==> flow/design.v <==
module adder_floating_point(
							input logic signed [31:0]  operand_normalized_ieee_a , operand_normalized_ieee_b , 
							output logic signed [31:0]  final_sum , 
							output logic zero ,
							output logic overflow ,
							output logic underflow ,
							input logic op 
							);
logic carrynan;
logic signed [24:0]  fraction_a , fraction_b ; 
logic signed [24:0] sum ; 
logic [7:0] exponent_a , exponent_b , positive_difference , biggest_exponent;
logic signB;
always_comb
	begin
	sum = 0;
	carrynan = 0;
	overflow = 0;
	underflow = 0;
	signB=op^operand_normalized_ieee_b[31];
		fraction_a [22:0] = operand_normalized_ieee_a [22:0] ;
		fraction_a[23] = 1 ;
		fraction_a[24] = 0 ;
		exponent_a = operand_normalized_ieee_a [30:23] ;
		fraction_b [22:0] = operand_normalized_ieee_b [22:0] ;
		fraction_b[23] = 1 ;
		fraction_b[24] = 0 ;
		exponent_b = operand_normalized_ieee_b [30:23] ;
	if(exponent_a >= exponent_b)
		begin	
			positive_difference = exponent_a - exponent_b;
			fraction_b >>>= positive_difference ;
			biggest_exponent = exponent_a ; 
		end
	else 
		begin
			positive_difference = exponent_b - exponent_a;
			fraction_a>>>= positive_difference ;
			biggest_exponent = exponent_b;
		end
		if (&exponent_a & ~&exponent_b)
			final_sum = operand_normalized_ieee_a ;
		else if (&exponent_b & ~&exponent_a)
			begin	
			final_sum[30:0] = operand_normalized_ieee_b[30:0] ;
			final_sum[31] = signB ;
			end
		else if (&exponent_a & &exponent_b )
			begin
					if (operand_normalized_ieee_a[31] != signB)
							final_sum = 32'b01111111100000000000000000000001 ;
						else 
							begin
								{carrynan,final_sum[22:0]} = fraction_a + fraction_b ;
								final_sum[31] = operand_normalized_ieee_a[31];
								final_sum [30:23] = biggest_exponent ;
								if(carrynan)
									final_sum = 32'b01111111100000000000000000000001 ;
							end
			end
		else if ((operand_normalized_ieee_a==0)&(operand_normalized_ieee_b==0))
						final_sum = 32'b0;
		else if ((~&exponent_a & ~&exponent_b) & (operand_normalized_ieee_a[22:0] == operand_normalized_ieee_b[22:0]) & (operand_normalized_ieee_a[31] != signB) & (exponent_a == exponent_b) )
						final_sum = 32'b0;
			else
				begin
if(operand_normalized_ieee_a[31]==signB)
begin
		sum = fraction_a + fraction_b;	
		final_sum[31]=operand_normalized_ieee_a[31];
		if (sum[24] == 1 )
		begin
			biggest_exponent= biggest_exponent + 1 ;
			sum=sum>>1;
end					
end
else
if (exponent_a > exponent_b)
begin
			sum = fraction_a - fraction_b;	
      final_sum[31]=operand_normalized_ieee_a[31];
end
else if (exponent_a < exponent_b)
  begin
		sum = fraction_b - fraction_a;	
final_sum[31]=signB;
end
else if (fraction_a>=fraction_b)
  begin
		sum=fraction_a - fraction_b;
    final_sum[31]=operand_normalized_ieee_a[31];
end
else
  begin
		sum=fraction_b - fraction_a;
	final_sum[31]=signB;
	end
        if (sum[23]==0)
        for(int i =0 ; i<=23;i=i+1)	
        begin
          if(sum[23]==0)
          begin
            if (biggest_exponent>=1) 
            begin	
            biggest_exponent=biggest_exponent-1;
            sum=sum<<1;
            end
          end
        end
 if (sum[24] == 1 )
		begin
			biggest_exponent= biggest_exponent + 1 ;
			sum=sum>>1;
			end     
final_sum[30:23]=biggest_exponent;
final_sum[22:0]=sum[22:0];
		end
if (biggest_exponent == 0)
			begin
			underflow = 1 ; 
			end
else if (biggest_exponent > 8'd254)
			begin
			overflow = 1 ;
			end
zero = (~|final_sum);
end
endmodule
module fp_adder_top (
    input  logic        clk,
    input  logic        rst,
    input  logic        start,
    input  logic [31:0] operand_normalized_ieee_a,
    input  logic [31:0] operand_normalized_ieee_b,
    input  logic        op,
    output logic [31:0] final_sum,
    output logic        finish,
    output logic        zero,
    output logic        overflow,
    output logic        underflow
);
  logic [31:0] a_q, b_q;
  logic        op_q, valid_q;
  logic [31:0] sum_d;
  logic        zero_d, overflow_d, underflow_d;
  always_ff @(posedge clk) begin
    a_q  <= operand_normalized_ieee_a;
    b_q  <= operand_normalized_ieee_b;
    op_q <= op;
    if (rst) valid_q <= 1'b0;
    else     valid_q <= start;
  end
  adder_floating_point u_add (
      .operand_normalized_ieee_a(a_q),
      .operand_normalized_ieee_b(b_q),
      .final_sum(sum_d),
      .zero(zero_d),
      .overflow(overflow_d),
      .underflow(underflow_d),
      .op(op_q)
  );
  always_ff @(posedge clk) begin
    final_sum <= sum_d;
    zero      <= zero_d;
    overflow  <= overflow_d;
    underflow <= underflow_d;
    if (rst) finish <= 1'b0;
    else     finish <= valid_q;
  end
endmodule
==> reports on fp_adder_top <==
Tool chain data of fp_adder_top
Each step is given for the RTL above and for the edited RTL.
"orig" refers to lines of the RTL above, "edited" to lines of the edited file.
"delta": "edited" minus "orig" as printed here. "rel_change_pct": 100 x difference / "orig".
Operators: Yosys type, input widths -> output width; for muxes data width and select width s.
Library cell names are shortened.
{"block": "inputs", "design": "fp_adder_top", "clk_port": "clk", "cell_library": "sky130hd", "pvt_corner": "tt_025C_1v80"}

Edit of the RTL
The edit as a unified diff against the file above.
This change comes from a script, not from a designer. The edited design behaves differently; no optimisation was intended.
begin of diff
@@ -120,5 +120,5 @@
 			underflow = 1 ; 
 			end
-else if (biggest_exponent > 8'd254)
+else if (biggest_exponent == 8'd254)
 			begin
 			overflow = 1 ;
end of diff

Word level
Source: Yosys, flattened and elaborated, memories not mapped. Widths are those after wreduce; folded enables and synchronous resets count as part of the registers. Registers that Yosys merges into a memory's read port (data or address) are not register bits. Print and check cells do not count. Equal cells are merged and count once.
{"block": "bits", "item": "n_memories", "orig": 0, "edited": 0, "delta": 0}
{"block": "bits", "item": "latch_bits", "orig": 0, "edited": 0, "delta": 0}
{"block": "bits", "item": "rom_bits", "orig": 0, "edited": 0, "delta": 0}
{"block": "bits", "item": "ram_bits", "orig": 0, "edited": 0, "delta": 0}
{"block": "bits", "item": "clocked_rd_ports_x_width", "orig": 0, "edited": 0, "delta": 0}
{"block": "bits", "item": "reg_bits", "orig": 102, "edited": 102, "delta": 0, "rel_change_pct": 0.00}
{"block": "op_classes", "item": "n_addsub", "orig": 31, "edited": 31, "delta": 0, "rel_change_pct": 0.00}
{"block": "op_classes", "item": "div", "orig": 0, "edited": 0, "delta": 0}
{"block": "op_classes", "item": "eq_ne", "orig": 4, "edited": 5, "delta": 1, "rel_change_pct": 25.00}
{"block": "op_classes", "item": "bitwise", "orig": 9, "edited": 9, "delta": 0, "rel_change_pct": 0.00}
{"block": "op_classes", "item": "mux", "orig": 425, "edited": 425, "delta": 0, "rel_change_pct": 0.00}
{"block": "op_classes", "item": "compare", "orig": 29, "edited": 28, "delta": -1, "rel_change_pct": -3.45}
{"block": "op_classes", "item": "mul", "orig": 0, "edited": 0, "delta": 0}
{"block": "op_classes", "item": "n_reduce_logical", "orig": 9, "edited": 9, "delta": 0, "rel_change_pct": 0.00}
{"block": "op_classes", "item": "shifts", "orig": 2, "edited": 2, "delta": 0, "rel_change_pct": 0.00}
{"block": "ops", "cell": "$gt 8x8->1 const B", "orig": 1, "edited": 0, "delta": -1, "rel_change_pct": -100.00}
{"block": "ops", "cell": "$eq 8x8->1 const B", "orig": 0, "edited": 1, "delta": 1}
{"block": "ops", "cell": "$mux 8", "orig": 206, "edited": 206, "delta": 0, "rel_change_pct": 0.00}
{"block": "ops", "cell": "$mux 25", "orig": 202, "edited": 202, "delta": 0, "rel_change_pct": 0.00}
{"block": "ops", "cell": "$ge 8x1->1 const B", "orig": 24, "edited": 24, "delta": 0, "rel_change_pct": 0.00}
{"block": "ops", "cell": "$sub 8x1->8 const B", "orig": 24, "edited": 24, "delta": 0, "rel_change_pct": 0.00}
{"block": "ops", "cell": "$and 1x1->1", "orig": 8, "edited": 8, "delta": 0, "rel_change_pct": 0.00}
{"block": "ops", "cell": "$mux 1", "orig": 8, "edited": 8, "delta": 0, "rel_change_pct": 0.00}
{"block": "ops", "cell": "$mux 32", "orig": 5, "edited": 5, "delta": 0, "rel_change_pct": 0.00}
{"block": "ops", "cell": "$logic_not 1->1", "orig": 3, "edited": 3, "delta": 0, "rel_change_pct": 0.00}
{"block": "ops", "cell": "$add 8x1->8 const B", "orig": 2, "edited": 2, "delta": 0, "rel_change_pct": 0.00}
{"block": "ops", "cell": "$logic_not 32->1", "orig": 2, "edited": 2, "delta": 0, "rel_change_pct": 0.00}
{"block": "ops", "cell": "$mux 23", "orig": 2, "edited": 2, "delta": 0, "rel_change_pct": 0.00}
{"block": "ops", "cell": "$reduce_and 8->1", "orig": 2, "edited": 2, "delta": 0, "rel_change_pct": 0.00}
{"block": "ops", "cell": "$sshr 25x8->25", "orig": 2, "edited": 2, "delta": 0, "rel_change_pct": 0.00}
{"block": "ops", "cell": "$sub 25x25->25", "orig": 2, "edited": 2, "delta": 0, "rel_change_pct": 0.00}
{"block": "ops", "cell": "$sub 8x8->8", "orig": 2, "edited": 2, "delta": 0, "rel_change_pct": 0.00}
{"block": "ops", "cell": "$add 25x25->25", "orig": 1, "edited": 1, "delta": 0, "rel_change_pct": 0.00}
{"block": "ops", "cell": "$eq 1x1->1", "orig": 1, "edited": 1, "delta": 0, "rel_change_pct": 0.00}
{"block": "ops", "cell": "$eq 23x23->1", "orig": 1, "edited": 1, "delta": 0, "rel_change_pct": 0.00}
{"block": "ops", "cell": "$eq 8x8->1", "orig": 1, "edited": 1, "delta": 0, "rel_change_pct": 0.00}
{"block": "ops", "cell": "$ge 25x25->1", "orig": 1, "edited": 1, "delta": 0, "rel_change_pct": 0.00}
{"block": "ops", "cell": "$ge 8x8->1", "orig": 1, "edited": 1, "delta": 0, "rel_change_pct": 0.00}
{"block": "ops", "cell": "$gt 8x8->1", "orig": 1, "edited": 1, "delta": 0, "rel_change_pct": 0.00}
{"block": "ops", "cell": "$logic_not 8->1", "orig": 1, "edited": 1, "delta": 0, "rel_change_pct": 0.00}
{"block": "ops", "cell": "$lt 8x8->1", "orig": 1, "edited": 1, "delta": 0, "rel_change_pct": 0.00}
{"block": "ops", "cell": "$mux 24", "orig": 1, "edited": 1, "delta": 0, "rel_change_pct": 0.00}
{"block": "ops", "cell": "$mux 31", "orig": 1, "edited": 1, "delta": 0, "rel_change_pct": 0.00}
The list need not be complete.

Longest topological paths
Yosys ltp: most cells in a row. Word level: on the elaborated netlist, between registers, memories and ports. Mapped: between sequential cells and ports; inverters and the memories' decode and read muxes count.
{"block": "logic_depth", "item": "depth_word", "orig": 235, "edited": 235, "delta": 0, "rel_change_pct": 0.00}
{"block": "logic_depth", "item": "abc_area", "orig": "0", "edited": "0"}
{"block": "logic_depth", "item": "depth_mapped", "orig": 210, "edited": 248, "delta": 38, "rel_change_pct": 18.10}
{"block": "logic_depth", "item": "depth_no_buf", "orig": 194, "edited": 211, "delta": 17, "rel_change_pct": 8.76}

Netlist
The flow's flattened synthesis, as Yosys stat reports it; memories are mapped. The netlist is that of the ABC_AREA named above (0 if unset); the other value can give another one.
{"block": "synth_totals", "item": "mapped_area_mm2", "orig": 0.0307557, "edited": 0.0302115, "delta": -0.0005442, "rel_change_pct": -1.77}
{"block": "synth_totals", "item": "seqArea_mm2", "orig": 0.002042, "edited": 0.002042, "delta": 0.000000, "rel_change_pct": 0.00}
{"block": "synth_totals", "item": "n_buf", "orig": 231, "edited": 265, "delta": 34, "rel_change_pct": 14.72}
{"block": "synth_totals", "item": "ffs", "orig": 102, "edited": 102, "delta": 0, "rel_change_pct": 0.00}
{"block": "synth_totals", "item": "stdcells", "orig": 4446, "edited": 4624, "delta": 178, "rel_change_pct": 4.00}
{"block": "by_type", "cell": "nand2_1", "orig": 518, "edited": 609, "delta": 91, "rel_change_pct": 17.57}
{"block": "by_type", "cell": "clkbuf_1", "orig": 112, "edited": 190, "delta": 78, "rel_change_pct": 69.64}
{"block": "by_type", "cell": "nor2_1", "orig": 498, "edited": 535, "delta": 37, "rel_change_pct": 7.43}
{"block": "by_type", "cell": "nand3_1", "orig": 97, "edited": 130, "delta": 33, "rel_change_pct": 34.02}
{"block": "by_type", "cell": "mux2i_1", "orig": 295, "edited": 263, "delta": -32, "rel_change_pct": -10.85}
{"block": "by_type", "cell": "o31ai_1", "orig": 33, "edited": 64, "delta": 31, "rel_change_pct": 93.94}
{"block": "by_type", "cell": "o21ai_0", "orig": 278, "edited": 304, "delta": 26, "rel_change_pct": 9.35}
{"block": "by_type", "cell": "buf_6", "orig": 27, "edited": 1, "delta": -26, "rel_change_pct": -96.30}
{"block": "by_type", "cell": "and2_1", "orig": 23, "edited": 47, "delta": 24, "rel_change_pct": 104.35}
{"block": "by_type", "cell": "buf_2", "orig": 23, "edited": 47, "delta": 24, "rel_change_pct": 104.35}
{"block": "by_type", "cell": "a21o_1", "orig": 42, "edited": 65, "delta": 23, "rel_change_pct": 54.76}
{"block": "by_type", "cell": "o21bai_1", "orig": 42, "edited": 20, "delta": -22, "rel_change_pct": -52.38}
{"block": "by_type", "cell": "nor3_1", "orig": 122, "edited": 101, "delta": -21, "rel_change_pct": -17.21}
{"block": "by_type", "cell": "a21oi_2", "orig": 23, "edited": 2, "delta": -21, "rel_change_pct": -91.30}
{"block": "by_type", "cell": "xnor2_1", "orig": 104, "edited": 124, "delta": 20, "rel_change_pct": 19.23}
{"block": "by_type", "cell": "clkbuf_8", "orig": 18, "edited": 0, "delta": -18, "rel_change_pct": -100.00}
{"block": "by_type", "cell": "inv_1", "orig": 172, "edited": 155, "delta": -17, "rel_change_pct": -9.88}
{"block": "by_type", "cell": "o21ai_1", "orig": 42, "edited": 58, "delta": 16, "rel_change_pct": 38.10}
The list need not be complete.
The figures by module come from a second, unflattened synthesis with its own total; it is not the netlist above.
{"block": "unflattened", "item": "hier_cells", "orig": 4389, "edited": 4381, "delta": -8, "rel_change_pct": -0.18}
{"block": "unflattened", "item": "hier_area_mm2", "orig": 0.0296935, "edited": 0.0291867, "delta": -0.0005068, "rel_change_pct": -1.71}
Rows give one instance, submodules left out.
{"block": "modules_orig", "mod": "adder_floating_point", "seq_area_mm2": 0, "instances": 1, "n_cells": 4285, "area_mm2": 0.027639}
{"block": "modules_orig", "mod": "fp_adder_top", "seq_area_mm2": 0.002042, "instances": 1, "n_cells": 104, "area_mm2": 0.0020545}
{"block": "modules_edited", "mod": "adder_floating_point", "seq_area_mm2": 0, "instances": 1, "n_cells": 4277, "area_mm2": 0.0271323}
{"block": "modules_edited", "mod": "fp_adder_top", "seq_area_mm2": 0.002042, "instances": 1, "n_cells": 104, "area_mm2": 0.0020545}

Timing after synthesis
Source: OpenSTA report_checks on the synthesized netlist (no wires, ideal clock, input and output delay 20% of the period each), path of least setup slack; recovery checks are left aside. Register names are those of the netlist, which keeps one name where synthesis merged equal registers.
{"block": "synth_timing", "item": "path_kind", "orig": "reg-to-reg", "edited": "reg-to-reg"}
{"block": "synth_timing", "item": "from", "orig": "register a_q[26]", "edited": "register a_q[25]"}
{"block": "synth_timing", "item": "to", "orig": "register zero", "edited": "register overflow"}
{"block": "synth_timing", "item": "clock_period_ns", "orig": 40.0, "edited": 40.0, "delta": 0.0, "rel_change_pct": 0.00}
{"block": "synth_timing", "item": "required_time_ns", "orig": 39.912, "edited": 39.904, "delta": -0.008, "rel_change_pct": -0.02}
{"block": "synth_timing", "item": "arrival_ns", "orig": 43.340, "edited": 49.440, "delta": 6.100, "rel_change_pct": 14.07}
{"block": "synth_timing", "item": "setup_time_ns", "orig": 0.088, "edited": 0.096, "delta": 0.008}
{"block": "synth_timing", "item": "setup_slack_ns", "orig": -3.427, "edited": -9.536, "delta": -6.109}
{"block": "synth_timing", "item": "driving_pins", "orig": 200, "edited": 232, "delta": 32, "rel_change_pct": 16.00}
{"block": "synth_timing", "item": "path_delay_ns", "orig": 43.428, "edited": 49.536, "delta": 6.108, "rel_change_pct": 14.06}
{"block": "synth_timing", "item": "n_path_buf", "orig": 21, "edited": 44, "delta": 23, "rel_change_pct": 109.52}
{"block": "synth_timing", "item": "launch_ns", "orig": 0.000, "edited": 0.000, "delta": 0.000}
{"block": "synth_timing", "item": "synth_period_reached_ns", "orig": 43.427, "edited": 49.536, "delta": 6.109, "rel_change_pct": 14.07}
"path_delay_ns" is the arrival time less input delay plus setup time.
"driving_pins": output pins that drive a net of the path, with the launching flip-flop's if there is one; two outputs of one cell count as two.
"synth_period_reached_ns" is the clock period less the worst setup slack; recovery checks do not enter. This is arithmetic on one report: input and output delays are still those of the set period (20% each).
The rows between start and end are the longest chain of elaborated cells between them; the timing report does not say that the signal goes this way. Where chains are equally long, one stands for them.
A line is the first line of the expression or statement that the cell stems from. Yosys adds cells for indexed reads and writes and turns some case tables into memories.
{"block": "synth_via_orig", "cell_sequence": "dfxtp_1 > clkbuf_1 > inv_1 > ha_1 > a21oi_2 > a31oi_2 > nor2_2 > clkbuf_1 > buf_1 > clkbuf_1 > mux2i_1 > o211ai_1 > o21ai_0 > nor2_1 > a21oi_1 > a211oi_1 > o21bai_1 > o21ai_0 > [164 not listed] > o2111ai_1 > o41ai_4 > xnor2_1 > inv_1 > ha_1 > nor3_1 > o211ai_2 > and4bb_1 > nor2_2 > xnor2_1 > a21oi_1 > ha_1 > nand2_1 > xnor2_1 > a2111oi_0 > nor4bb_1 > nand4b_1 > nor4_2", "elab_chain_len": 235, "cells_between": 493, "cone_classes": "add/sub (31); compare (28); eq/ne (1); shift (2); mux (418); logic (8); reduce/logical (5)"}
{"block": "synth_rtl_orig", "item": "start, declared", "line_no": 142, "text": "logic [31:0] a_q, b_q;"}
{"block": "synth_rtl_orig", "item": "start, assigned", "line_no": 147, "text": "a_q  <= operand_normalized_ieee_a;"}
{"block": "synth_rtl_orig", "item": "$sub 8x8->8", "line_no": 37, "text": "positive_difference = exponent_b - exponent_a;"}
{"block": "synth_rtl_orig", "item": "$sshr 25x8->25", "line_no": 38, "text": "fraction_a>>>= positive_difference ;"}
{"block": "synth_rtl_orig", "item": "$mux 25", "line_no": 29, "text": "if(exponent_a >= exponent_b)"}
{"block": "synth_rtl_orig", "item": "$add 25x25->25", "line_no": 69, "text": "sum = fraction_a + fraction_b;"}
{"block": "synth_rtl_orig", "item": "$mux 8", "line_no": 71, "text": "if (sum[24] == 1 )"}
{"block": "synth_rtl_orig", "item": "$mux 8", "line_no": 67, "text": "if(operand_normalized_ieee_a[31]==signB)"}
{"block": "synth_rtl_orig", "item": "$mux 8", "line_no": 63, "text": "else if ((~&exponent_a & ~&exponent_b) & (operand_normalized_ieee_a[22:0] == operand_normalized_ieee_b[22:0]) ..."}
{"block": "synth_rtl_orig", "item": "[221 not listed]"}
{"block": "synth_rtl_orig", "item": "$mux 8", "line_no": 63}
{"block": "synth_rtl_orig", "item": "$mux 32", "line_no": 61, "text": "else if ((operand_normalized_ieee_a==0)&(operand_normalized_ieee_b==0))"}
{"block": "synth_rtl_orig", "item": "$mux 32", "line_no": 48, "text": "else if (&exponent_a & &exponent_b )"}
{"block": "synth_rtl_orig", "item": "$mux 31", "line_no": 43, "text": "else if (&exponent_b & ~&exponent_a)"}
{"block": "synth_rtl_orig", "item": "$mux 32", "line_no": 41, "text": "if (&exponent_a & ~&exponent_b)"}
{"block": "synth_rtl_orig", "item": "$reduce_or 32->1", "line_no": 126, "text": "zero = (~|final_sum);"}
{"block": "synth_rtl_orig", "item": "$logic_not 1->1", "line_no": 126}
{"block": "synth_rtl_orig", "item": "end, assigned", "line_no": 164, "text": "zero      <= zero_d;"}
{"block": "synth_rtl_orig", "item": "end, declared", "line_no": 138, "text": "output logic        zero,"}
{"block": "synth_via_edited", "cell_sequence": "dfxtp_1 > inv_1 > ha_1 > buf_2 > and4_1 > o31a_1 > nor2_1 > buf_2 > buf_1 > buf_1 > mux2i_1 > nand2_1 > nand3_1 > a21oi_1 > a21oi_1 > nor2_1 > a31oi_1 > o22ai_1 > [196 not listed] > o2111a_1 > a31oi_1 > mux2_2 > ha_1 > inv_1 > o211ai_1 > or4_1 > buf_4 > a21oi_1 > o21ai_1 > and2_1 > ha_1 > a21boi_0 > xnor2_1 > or2_2 > nand2_1 > or4_1 > nor4b_1", "elab_chain_len": 235, "cells_between": 484, "cone_classes": "add/sub (31); compare (28); eq/ne (2); shift (2); mux (409); logic (8); reduce/logical (4)"}
{"block": "synth_rtl_edited", "item": "start, declared", "line_no": 142, "text": "logic [31:0] a_q, b_q;"}
{"block": "synth_rtl_edited", "item": "start, assigned", "line_no": 147, "text": "a_q  <= operand_normalized_ieee_a;"}
{"block": "synth_rtl_edited", "item": "$sub 8x8->8", "line_no": 37, "text": "positive_difference = exponent_b - exponent_a;"}
{"block": "synth_rtl_edited", "item": "$sshr 25x8->25", "line_no": 38, "text": "fraction_a>>>= positive_difference ;"}
{"block": "synth_rtl_edited", "item": "$mux 25", "line_no": 29, "text": "if(exponent_a >= exponent_b)"}
{"block": "synth_rtl_edited", "item": "$add 25x25->25", "line_no": 69, "text": "sum = fraction_a + fraction_b;"}
{"block": "synth_rtl_edited", "item": "$mux 8", "line_no": 71, "text": "if (sum[24] == 1 )"}
{"block": "synth_rtl_edited", "item": "$mux 8", "line_no": 67, "text": "if(operand_normalized_ieee_a[31]==signB)"}
{"block": "synth_rtl_edited", "item": "$mux 8", "line_no": 63, "text": "else if ((~&exponent_a & ~&exponent_b) & (operand_normalized_ieee_a[22:0] == operand_normalized_ieee_b[22:0]) ..."}
{"block": "synth_rtl_edited", "item": "[221 not listed]"}
{"block": "synth_rtl_edited", "item": "$mux 8", "line_no": 63}
{"block": "synth_rtl_edited", "item": "$mux 8", "line_no": 61, "text": "else if ((operand_normalized_ieee_a==0)&(operand_normalized_ieee_b==0))"}
{"block": "synth_rtl_edited", "item": "$mux 8", "line_no": 48, "text": "else if (&exponent_a & &exponent_b )"}
{"block": "synth_rtl_edited", "item": "$mux 8", "line_no": 43, "text": "else if (&exponent_b & ~&exponent_a)"}
{"block": "synth_rtl_edited", "item": "$mux 8", "line_no": 41, "text": "if (&exponent_a & ~&exponent_b)"}
{"block": "synth_rtl_edited", "item": "$eq 8x8->1", "line_no": 122, "text": "else if (biggest_exponent == 8'd254)"}
{"block": "synth_rtl_edited", "item": "$mux 1", "line_no": 122}
{"block": "synth_rtl_edited", "item": "end, assigned", "line_no": 165, "text": "overflow  <= overflow_d;"}
{"block": "synth_rtl_edited", "item": "end, declared", "line_no": 139, "text": "output logic        overflow,"}

Path in the finished layout
Path of least setup slack in the final report of each run of pair A (OpenROAD, finished layout, wires in). Where an end is a register, its clock arrival counts in the times.
{"block": "layout_timing", "item": "path_kind", "orig": "reg-to-reg", "edited": "reg-to-reg"}
{"block": "layout_timing", "item": "from", "orig": "register a_q[23]", "edited": "register a_q[23]"}
{"block": "layout_timing", "item": "to", "orig": "register zero", "edited": "register zero"}
{"block": "layout_timing", "item": "n_path_buf", "orig": 5, "edited": 11, "delta": 6, "rel_change_pct": 120.00}
{"block": "layout_timing", "item": "driving_pins", "orig": 173, "edited": 191, "delta": 18, "rel_change_pct": 10.40}
{"block": "layout_timing", "item": "launch_ns", "orig": 0.36, "edited": 0.37, "delta": 0.01, "rel_change_pct": 2.78}
{"block": "layout_timing", "item": "setup_time_ns", "orig": 0.08, "edited": 0.09, "delta": 0.01}
{"block": "layout_timing", "item": "required_time_ns", "orig": 39.18, "edited": 39.18, "delta": 0.00, "rel_change_pct": 0.00}
{"block": "layout_timing", "item": "setup_slack_ns", "orig": 1.47, "edited": 1.56, "delta": 0.09}
{"block": "layout_timing", "item": "clock_period_ns", "orig": 38.9, "edited": 38.9, "delta": 0.0, "rel_change_pct": 0.00}
{"block": "layout_timing", "item": "arrival_ns", "orig": 37.71, "edited": 37.62, "delta": -0.09, "rel_change_pct": -0.24}
The rows between start and end are the longest chain of elaborated cells between them; the timing report does not say that the signal goes this way. Where chains are equally long, one stands for them.
{"block": "layout_via_orig", "cell_sequence": "dfxtp_2 > inv_1 > ha_1 > fa_2 > nand3b_1 > nand2_2 > a21o_1 > a21oi_1 > xnor2_1 > nor2_2 > a311oi_1 > a21o_2 > buf_12 > nor2_2 > mux2i_1 > o21ai_0 > a21oi_1 > nor3_1 > [137 not listed] > o2111ai_4 > o41ai_4 > buf_6 > mux2_4 > ha_2 > nor3_4 > o211ai_2 > and4bb_4 > nor2_2 > xnor2_1 > a21oi_1 > ha_2 > o21ai_0 > o21bai_1 > o21ai_0 > nor4bb_2 > nand4b_1 > nor4_2", "elab_chain_len": 235, "cells_between": 493, "cone_classes": "add/sub (31); compare (28); eq/ne (1); shift (2); mux (418); logic (8); reduce/logical (5)"}
{"block": "layout_rtl_orig", "item": "start, declared", "line_no": 142, "text": "logic [31:0] a_q, b_q;"}
{"block": "layout_rtl_orig", "item": "start, assigned", "line_no": 147, "text": "a_q  <= operand_normalized_ieee_a;"}
{"block": "layout_rtl_orig", "item": "$sub 8x8->8", "line_no": 37, "text": "positive_difference = exponent_b - exponent_a;"}
{"block": "layout_rtl_orig", "item": "$sshr 25x8->25", "line_no": 38, "text": "fraction_a>>>= positive_difference ;"}
{"block": "layout_rtl_orig", "item": "$mux 25", "line_no": 29, "text": "if(exponent_a >= exponent_b)"}
{"block": "layout_rtl_orig", "item": "$add 25x25->25", "line_no": 69, "text": "sum = fraction_a + fraction_b;"}
{"block": "layout_rtl_orig", "item": "$mux 8", "line_no": 71, "text": "if (sum[24] == 1 )"}
{"block": "layout_rtl_orig", "item": "$mux 8", "line_no": 67, "text": "if(operand_normalized_ieee_a[31]==signB)"}
{"block": "layout_rtl_orig", "item": "$mux 8", "line_no": 63, "text": "else if ((~&exponent_a & ~&exponent_b) & (operand_normalized_ieee_a[22:0] == operand_normalized_ieee_b[22:0]) ..."}
{"block": "layout_rtl_orig", "item": "[221 not listed]"}
{"block": "layout_rtl_orig", "item": "$mux 8", "line_no": 63}
{"block": "layout_rtl_orig", "item": "$mux 32", "line_no": 61, "text": "else if ((operand_normalized_ieee_a==0)&(operand_normalized_ieee_b==0))"}
{"block": "layout_rtl_orig", "item": "$mux 32", "line_no": 48, "text": "else if (&exponent_a & &exponent_b )"}
{"block": "layout_rtl_orig", "item": "$mux 31", "line_no": 43, "text": "else if (&exponent_b & ~&exponent_a)"}
{"block": "layout_rtl_orig", "item": "$mux 32", "line_no": 41, "text": "if (&exponent_a & ~&exponent_b)"}
{"block": "layout_rtl_orig", "item": "$reduce_or 32->1", "line_no": 126, "text": "zero = (~|final_sum);"}
{"block": "layout_rtl_orig", "item": "$logic_not 1->1", "line_no": 126}
{"block": "layout_rtl_orig", "item": "end, assigned", "line_no": 164, "text": "zero      <= zero_d;"}
{"block": "layout_rtl_orig", "item": "end, declared", "line_no": 138, "text": "output logic        zero,"}
{"block": "layout_via_edited", "cell_sequence": "dfxtp_2 > inv_2 > ha_4 > fa_2 > nand3b_1 > nand2_2 > a21o_1 > a21oi_1 > xnor2_1 > or3_1 > o311ai_2 > nand2_2 > buf_4 > nor3_2 > a21oi_1 > nor3_1 > nand2_1 > nand2_1 > [155 not listed] > inv_1 > o211ai_1 > a41oi_2 > o2111a_2 > a31oi_4 > mux2_4 > ha_4 > inv_2 > o211ai_1 > or4_4 > buf_4 > a21o_1 > a22o_1 > mux2i_2 > o22ai_1 > a2111oi_0 > nand4_1 > nor4b_1", "elab_chain_len": 235, "cells_between": 493, "cone_classes": "add/sub (31); compare (28); eq/ne (1); shift (2); mux (418); logic (8); reduce/logical (5)"}
{"block": "layout_rtl_edited", "item": "start, declared", "line_no": 142, "text": "logic [31:0] a_q, b_q;"}
{"block": "layout_rtl_edited", "item": "start, assigned", "line_no": 147, "text": "a_q  <= operand_normalized_ieee_a;"}
{"block": "layout_rtl_edited", "item": "$sub 8x8->8", "line_no": 37, "text": "positive_difference = exponent_b - exponent_a;"}
{"block": "layout_rtl_edited", "item": "$sshr 25x8->25", "line_no": 38, "text": "fraction_a>>>= positive_difference ;"}
{"block": "layout_rtl_edited", "item": "$mux 25", "line_no": 29, "text": "if(exponent_a >= exponent_b)"}
{"block": "layout_rtl_edited", "item": "$add 25x25->25", "line_no": 69, "text": "sum = fraction_a + fraction_b;"}
{"block": "layout_rtl_edited", "item": "$mux 8", "line_no": 71, "text": "if (sum[24] == 1 )"}
{"block": "layout_rtl_edited", "item": "$mux 8", "line_no": 67, "text": "if(operand_normalized_ieee_a[31]==signB)"}
{"block": "layout_rtl_edited", "item": "$mux 8", "line_no": 63, "text": "else if ((~&exponent_a & ~&exponent_b) & (operand_normalized_ieee_a[22:0] == operand_normalized_ieee_b[22:0]) ..."}
{"block": "layout_rtl_edited", "item": "[221 not listed]"}
{"block": "layout_rtl_edited", "item": "$mux 8", "line_no": 63}
{"block": "layout_rtl_edited", "item": "$mux 32", "line_no": 61, "text": "else if ((operand_normalized_ieee_a==0)&(operand_normalized_ieee_b==0))"}
{"block": "layout_rtl_edited", "item": "$mux 32", "line_no": 48, "text": "else if (&exponent_a & &exponent_b )"}
{"block": "layout_rtl_edited", "item": "$mux 31", "line_no": 43, "text": "else if (&exponent_b & ~&exponent_a)"}
{"block": "layout_rtl_edited", "item": "$mux 32", "line_no": 41, "text": "if (&exponent_a & ~&exponent_b)"}
{"block": "layout_rtl_edited", "item": "$reduce_or 32->1", "line_no": 126, "text": "zero = (~|final_sum);"}
{"block": "layout_rtl_edited", "item": "$logic_not 1->1", "line_no": 126}
{"block": "layout_rtl_edited", "item": "end, assigned", "line_no": 164, "text": "zero      <= zero_d;"}
{"block": "layout_rtl_edited", "item": "end, declared", "line_no": 138, "text": "output logic        zero,"}

Layout results
Both versions went through the flow (Yosys, OpenROAD) with the same settings in each pair. Constraints: input delay and output delay 20% of the set period each, output load 0.01 pF.
{"block": "flow_settings_pair_A", "CORE_UTILIZATION": 40, "period_ns": 38.9, "CAP_MARGIN": 20, "CORE_MARGIN": 2, "SLEW_MARGIN": 20}
{"block": "results_pair_A", "item": "total_negative_slack_ns", "orig": 0.000, "edited": 0.000, "delta": 0.000}
{"block": "results_pair_A", "item": "die_mm2", "orig": 0.0791241, "edited": 0.0777434, "delta": -0.0013807, "rel_change_pct": -1.74}
{"block": "results_pair_A", "item": "worst_setup_slack_ns", "orig": 1.470, "edited": 1.562, "delta": 0.092}
{"block": "results_pair_A", "item": "synth_chip_area_mm2", "orig": 0.0307557, "edited": 0.0302115, "delta": -0.0005442, "rel_change_pct": -1.77}
{"block": "results_pair_A", "item": "fin_util_frac", "orig": 0.471, "edited": 0.491, "delta": 0.020}
{"block": "results_pair_A", "item": "clock_period_reached_ns", "orig": 37.430, "edited": 37.338, "delta": -0.092, "rel_change_pct": -0.25}
{"block": "results_pair_A", "item": "post_route_stdcell_area_mm2", "orig": 0.0358031, "edited": 0.0366301, "delta": 0.0008270, "rel_change_pct": 2.31}
{"block": "results_pair_A", "item": "timing.hold.ws_ns", "orig": 0.446, "edited": 0.443, "delta": -0.003}
{"block": "flow_settings_pair_B", "CELL_PAD_IN_SITES_GLOBAL_PLACEMENT": 0, "CORE_UTILIZATION": 35, "MAX_ROUTING_LAYER": "met4", "MIN_ROUTING_LAYER": "met1", "PLACE_DENSITY_LB_ADDON": 0.02, "SETUP_SLACK_MARGIN": 5.0, "SLEW_MARGIN": 35, "TNS_END_PERCENT": 5, "period_ns": 60.2, "CAP_MARGIN": 20, "CORE_MARGIN": 2}
{"block": "results_pair_B", "item": "total_negative_slack_ns", "orig": 0.000, "edited": 0.000, "delta": 0.000}
{"block": "results_pair_B", "item": "die_mm2", "orig": 0.0902612, "edited": 0.0886848, "delta": -0.0015764, "rel_change_pct": -1.75}
{"block": "results_pair_B", "item": "worst_setup_slack_ns", "orig": 9.404, "edited": 9.258, "delta": -0.146}
{"block": "results_pair_B", "item": "synth_chip_area_mm2", "orig": 0.0307557, "edited": 0.0302115, "delta": -0.0005442, "rel_change_pct": -1.77}
{"block": "results_pair_B", "item": "fin_util_frac", "orig": 0.383, "edited": 0.388, "delta": 0.005}
{"block": "results_pair_B", "item": "clock_period_reached_ns", "orig": 50.796, "edited": 50.942, "delta": 0.146, "rel_change_pct": 0.29}
{"block": "results_pair_B", "item": "post_route_stdcell_area_mm2", "orig": 0.0333044, "edited": 0.0331731, "delta": -0.0001313, "rel_change_pct": -0.39}
{"block": "results_pair_B", "item": "timing.hold.ws_ns", "orig": 0.453, "edited": 0.444, "delta": -0.009}
"clock_period_reached_ns": clock period set for the run, less the worst setup slack. It is reckoned from that one timing run; input and output delays stay at 20% of the period that was set.
